==> flow/design.v <==
module cpu_design (reset, clock, write_read, M_address, M_data_in, M_data_out,overflow,status);
input reset,clock;
input[7:0] M_data_in;
output reg write_read,overflow;
output reg [7:0] M_data_out;
output reg[11:0] M_address;
reg[15:0] IR;
reg[7:0] MDR;
reg[11:0] MAR,PC;
reg [7:0]R0;
reg [7:0]R1;
reg [7:0]R2;
reg [7:0]R3;
reg [7:0]A;
reg [8:0]F;
output reg[2:0] status;
parameter idle=4'b0000, load=4'b0001, move=4'b0010, add=4'b0011, sub=4'b0100, AND=4'b0101;
parameter OR=4'b0110, XOR=4'b0111, shrp=4'b1000, shlp=4'b1001, swap=4'b1010, jmp=4'b1011;
parameter jz=4'b1100, read=4'b1101, write=4'b1110, stop=4'b1111; 
always@(*)  
begin
	if((reset==1)&&(status==3)&&(IR[15:12]==write)) 
		write_read=1'b1; 
	else
		write_read=1'b0; 
	M_address=MAR;
	M_data_out=MDR;
	overflow=F[8]^F[7];
 end
always @(negedge clock or negedge reset) 
begin
	if(reset==1'b0)
	begin
		MAR<=12'b000000000000;
		status<=3'b000; 
	end
	else  
		case (status)
			3'b000: begin
						status<=3'b001;
						MAR<=PC;
						case(IR[9:8])
							2'b00: A<=R0;
							2'b01: A<=R1;
							2'b10: A<=R2;
							2'b11: A<=R3;
						endcase
					end
			3'b001: begin
						if(IR[15:12]==stop)status<=1;
						else if (IR[15:12]==swap|| (IR[15:12]==jmp)|| IR[15:12]==jz || IR[15:12]==read || IR[15:12]==write) 
							status<=3'b010;
						else
							status<=3'b000;
					end
			3'b010:begin 
						if(IR[15:12]==swap)
							status <= 3'b000;
						else if ((IR[15:12]==jmp)||(IR[15:12]==read)||(IR[15:12]==write))
						begin
							MAR <= IR[11:0];
							status <= 3'b011;
						end
						else if((IR[15:12]==jz)&& (R0[7:0] == 8'b0000_0000)) 
						begin
							MAR <= IR[11:0];
							status <= 3'b011;
						end
						else
						begin
							MAR <= PC;
							status <= 3'b011;
						end
					end
			3'b011:begin
						if((IR[15:12]==write) || (IR[15:12]==read))
						begin
							MAR<=PC;
							status<=3'b100;
						end
						else
							status<=3'b000;
					 end
			3'b100:begin
						status<=3'b000;
					 end
			default:status<=3'b000;
		endcase
end
always@(posedge clock or negedge reset) 
begin
	if(reset==1'b0) 
	begin
		IR<=16'h0000;
		PC<=12'b000000000000;
		MDR<=8'b00000000;
		R0<=8'b00000000;
		R1<=8'b00000000;
		R2<=8'b00000000;
		F=9'b000000000;
		R3<=8'b00000000; 
	end
	else
	begin
		case (status)
			3'b000: begin
						IR[15:8]<=M_data_in;
						IR[7:0]<=8'b00000000; 
						PC<=PC+12'b000000000001; 
					end  
			3'b001: begin  
						case(IR[15:12]) 
							load: R0<={4'b0000,IR[11:8]}; 
							swap:begin
									case(IR[11:10])
										2'b00:begin
													case(IR[9:8])
														2'b00:R0<=R0;
														2'b01:R1<=R0;
														2'b10:R2<=R0;
														2'b11:R3<=R0;
													endcase
												end
										2'b01:begin
													case(IR[9:8])
														2'b00:R0<=R1;
														2'b01:R1<=R1;
														2'b10:R2<=R1;
														2'b11:R3<=R1;
													endcase
												end
										2'b10:begin
													case(IR[9:8])
														2'b00:R0<=R2;
														2'b01:R1<=R2;
														2'b10:R2<=R2;
														2'b11:R3<=R2;
													endcase
												end
										2'b11:begin
													case(IR[9:8])
														2'b00:R0<=R3;
														2'b01:R1<=R3;
														2'b10:R2<=R3;
														2'b11:R3<=R3;
													endcase
												end
									endcase
								  end
							shlp:begin 
									case(IR[11:10]) 
										2'b00:R0<=R0<<1;
										2'b01:R1<=R1<<1;
										2'b10:R2<=R2<<1;
										2'b11:R3<=R3<<1;
									endcase
								  end
							shrp:begin
									case(IR[11:10]) 
										2'b00:R0<=R0>>1;
										2'b01:R1<=R1>>1;
										2'b10:R2<=R2>>1;
										2'b11:R3<=R3>>1;
									endcase
								  end
							add:begin
									case(IR[11:10])
										2'b00:begin
													F=A+R0;
													R0<=F[7:0];
												end
										2'b01:begin
													F=A+R1;
													R1<=F[7:0];
												end
										2'b10:begin
													F=A+R2;
													R2<=F[7:0];
												end
										2'b11:begin
													F=A+R3;
													R3<=F[7:0];
												end
									endcase
								 end
							sub:begin
									case(IR[11:10])
										2'b00:begin
													F=R0-A;
													R0<=F[7:0];
												end
										2'b01:begin
													F=R1-A;
													R1<=F[7:0];
												end
										2'b10:begin
													F=R2-A;
													R2<=F[7:0];
												end
										2'b11:begin
													F=R3-A;
													R3<=F[7:0];
												end
									endcase
								 end
							move:begin
										case(IR[11:10])
											2'b00:R0<=A;
											2'b01:R1<=A;
											2'b10:R2<=A;
											2'b11:R3<=A;
										endcase
								  end
							AND:begin
									case(IR[11:10])
										2'b00:R0=R0 & A;
										2'b01:R1=R1 & A;
										2'b10:R2=R2 & A;
										2'b11:R3=R3 & A;
									endcase
								 end
							OR:begin
									case(IR[11:10])
										2'b00:R0=R0 | A;
										2'b01:R1=R1 | A;
										2'b10:R2=R2 | A;
										2'b11:R3=R3 | A;
									endcase
								end
							XOR:begin
									case(IR[11:10])
										2'b00:R0=R0 ^ A;
										2'b01:R1=R1 ^ A;
										2'b10:R2=R2 ^ A;
										2'b11:R3=R3 ^ A;
									endcase
								 end
							default:;
						endcase
					end 
			3'b010:begin
						case(IR[15:12])
							swap:begin
									case(IR[11:10])
										2'b00:R0<=A;
										2'b01:R1<=A;
										2'b10:R2<=A;
										2'b11:R3<=A;
									endcase
								  end
							read:begin
									IR[7:0]<=M_data_in;
									PC<=PC+12'b000000000001;
								  end
							write:begin
										IR[7:0]<=M_data_in;
										PC<=PC+12'b000000000001;
										MDR<=R0;
									end
							jmp:begin
									IR[7:0]<=M_data_in;
									PC<=PC+12'b000000000001;
								 end
							jz:begin
									IR[7:0]<=M_data_in;
									PC<=PC+12'b000000000001;
								end
						endcase
					 end
			3'b011:begin
						case(IR[15:12])
							jmp:begin
										PC<=IR[11:0];
									end
							jz:begin
									if(R0==8'b00000000)
										PC<=IR[11:0];
								end
							read:begin
									R0<=M_data_in;
								end
							default:;
						endcase
					 end
			3'b100:begin
					 end
			default:; 
		endcase
	end
end 
endmodule
Hand-over note for cpu_design

### From RTL to reports: cpu_design

Each step is given for the RTL above and for the edited RTL.
"unedited" refers to lines of the RTL above, "edited" to lines of the edited file.
"change": "edited" minus "unedited" as printed here. "rel. change": 100 x difference / "unedited".
Operators carry their Yosys type and port widths (W data, S select, Z words).
Library cell names are shortened.
The mark - stands for no value.

* design top: cpu_design
* clock input: clock
* cell library: sky130hd
* corner: tt_025C_1v80

### The edit

Unified diff, file above to edited file.
A script made this edit. It changes what the design does and was not meant as an optimisation.

```diff
@@ -222,5 +222,5 @@
 							OR:begin
 									case(IR[11:10])
-										2'b00:R0=R0 | A;
+										2'b00:R0=R0 ^ A;
 										2'b01:R1=R1 | A;
 										2'b10:R2=R2 | A;
```

### Elaborated design

Yosys after proc, flatten, opt, wreduce and memory -nomap, before mapping. Memory bits, and registers merged into a memory's read port (data or address), are not among the register bits. Print and check cells are not counted. Equal cells are merged and count once.

Bit counts
* flip-flop bits (word level): unedited 100, edited 100, change 0, rel. change 0.00%
* bits in latches: unedited 0, edited 0, change 0
* RAM bits: unedited 0, edited 0, change 0
* bits in read-only memories: unedited 0, edited 0, change 0
* clocked read ports x word width: unedited 0, edited 0, change 0
* memory cells: unedited 0, edited 0, change 0
* bits of input ports: unedited 10, edited 10, change 0, rel. change 0.00%
* output and inout port bits: unedited 25, edited 25, change 0, rel. change 0.00%
* cells after elaboration: unedited 227, edited 225, change -2, rel. change -0.88%

Operators by class
* $add $sub $neg: unedited 9, edited 9, change 0, rel. change 0.00%
* multiply operators: unedited 0, edited 0, change 0
* div/mod/pow operators: unedited 0, edited 0, change 0
* $lt $le $gt $ge: unedited 0, edited 0, change 0
* equality and inequality tests: unedited 77, edited 76, change -1, rel. change -1.30%
* shifts and indexed selects: unedited 0, edited 0, change 0
* muxes and demuxes: unedited 82, edited 81, change -1, rel. change -1.22%
* bitwise gates (word level): unedited 13, edited 12, change -1, rel. change -7.69%
* reductions and logical operators: unedited 34, edited 35, change +1, rel. change +2.94%

Operators with widths
* $mux W8: unedited 50, edited 49, change -1, rel. change -2.00%
* $ne A3 B3 Y1 const B: unedited 30, edited 29, change -1, rel. change -3.33%
* $or A8 B8 Y8: unedited 4, edited 3, change -1, rel. change -25.00%
* $pmux W8 S9: unedited 3, edited 4, change +1, rel. change +33.33%
* $reduce_and A14 Y1: unedited 3, edited 4, change +1, rel. change +33.33%
* $pmux W8 S10: unedited 1, edited 0, change -1, rel. change -100.00%
* $reduce_and A15 Y1: unedited 1, edited 0, change -1, rel. change -100.00%
* $reduce_or A2 Y1: unedited 0, edited 1, change +1

Unchanged operator kinds not shown: 43.

### Longest topological paths

Depth = most cells in a row (Yosys ltp): at word level without a register or memory, in the mapped netlist without a sequential cell, where the memories' decode and read muxes count.

Logic depth
* depth after elaboration: unedited 8, edited 8, change 0, rel. change 0.00%
* ABC_AREA: unedited 0, edited 0
* depth in mapped cells: unedited 11, edited 11, change 0, rel. change 0.00%
* mapped depth without buffers: unedited 11, edited 10, change -1, rel. change -9.09%

### Mapped cells and area

Yosys stat after the flow's synthesis: flattened, memories mapped to cells. It holds for the ABC_AREA given above (unset counts as 0); a run with the other value may have another netlist.

Cell types
* a22oi_1: unedited 18, edited 35, change +17, rel. change +94.44%
* mux2i_1: unedited 62, edited 46, change -16, rel. change -25.81%
* ha_1: unedited 107, edited 97, change -10, rel. change -9.35%
* nor3_1: unedited 28, edited 19, change -9, rel. change -32.14%
* xor2_1: unedited 11, edited 2, change -9, rel. change -81.82%
* nor2_1: unedited 99, edited 91, change -8, rel. change -8.08%
* o21ai_0: unedited 90, edited 98, change +8, rel. change +8.89%
* mux2_2: unedited 14, edited 22, change +8, rel. change +57.14%
* a22o_1: unedited 12, edited 19, change +7, rel. change +58.33%
* a2111oi_0: unedited 5, edited 12, change +7, rel. change +140.00%
* a21oi_1: unedited 140, edited 134, change -6, rel. change -4.29%
* nand3_1: unedited 32, edited 26, change -6, rel. change -18.75%
* nor2b_1: unedited 18, edited 12, change -6, rel. change -33.33%
* o21a_1: unedited 1, edited 7, change +6, rel. change +600.00%
* o22ai_1: unedited 35, edited 40, change +5, rel. change +14.29%
* or3_1: unedited 8, edited 3, change -5, rel. change -62.50%
* buf_2: unedited 35, edited 31, change -4, rel. change -11.43%
* nand2b_1: unedited 16, edited 20, change +4, rel. change +25.00%

Unchanged cell types not shown: 13.
The list need not be complete.

Synthesis totals
* mapped cells: unedited 1375, edited 1348, change -27, rel. change -1.96%
* chip area (Yosys) (um^2): unedited 10887.9, edited 10596.4, change -291.5, rel. change -2.68%
* area of sequential cells (um^2): unedited 2367.3, edited 2367.3, change 0.0, rel. change 0.00%
* flip-flops: unedited 93, edited 93, change 0, rel. change 0.00%
* buffers: unedited 110, edited 107, change -3, rel. change -2.73%

### Layout results

Runs of the flow (Yosys, OpenROAD) on both versions; the two runs of a pair have the same settings. The constraints put input and output delay at 20% of the set period each and load the outputs with 0.01 pF.

Settings, pair A:
* CORE_UTILIZATION: 40
* period_ns: 8.0
* CAP_MARGIN: 20
* CORE_MARGIN: 2
* SLEW_MARGIN: 20

Final reports, pair A
* synthesized cell area (um^2): unedited 10887.9, edited 10596.4, change -291.5, rel. change -2.68%
* die outline area (um^2): unedited 28555.9, edited 27808.9, change -747.0, rel. change -2.62%
* utilization after layout (%): unedited 44.2, edited 44.6, change +0.4
* smallest setup slack (ps): unedited 343, edited 316, change -27
* smallest hold slack (ps): unedited 424, edited 423, change -1

Settings, pair B:
* CELL_PAD_IN_SITES_GLOBAL_PLACEMENT: 3
* CORE_UTILIZATION: 24
* CTS_CLUSTER_DIAMETER: 155
* GPL_ROUTABILITY_DRIVEN: 0
* GPL_TIMING_DRIVEN: 1
* MAX_ROUTING_LAYER: met4
* PLACE_DENSITY_LB_ADDON: 0.17
* period_ns: 8.06
* CAP_MARGIN: 20
* CORE_MARGIN: 2
* SLEW_MARGIN: 20

Final reports, pair B
* synthesized cell area (um^2): unedited 10887.9, edited 10596.4, change -291.5, rel. change -2.68%
* die outline area (um^2): unedited 47086.8, edited 45849.5, change -1237.3, rel. change -2.63%
* utilization after layout (%): unedited 27.2, edited 27.8, change +0.6
* smallest setup slack (ps): unedited 293, edited 277, change -16
* smallest hold slack (ps): unedited 423, edited 423, change 0

End of note.
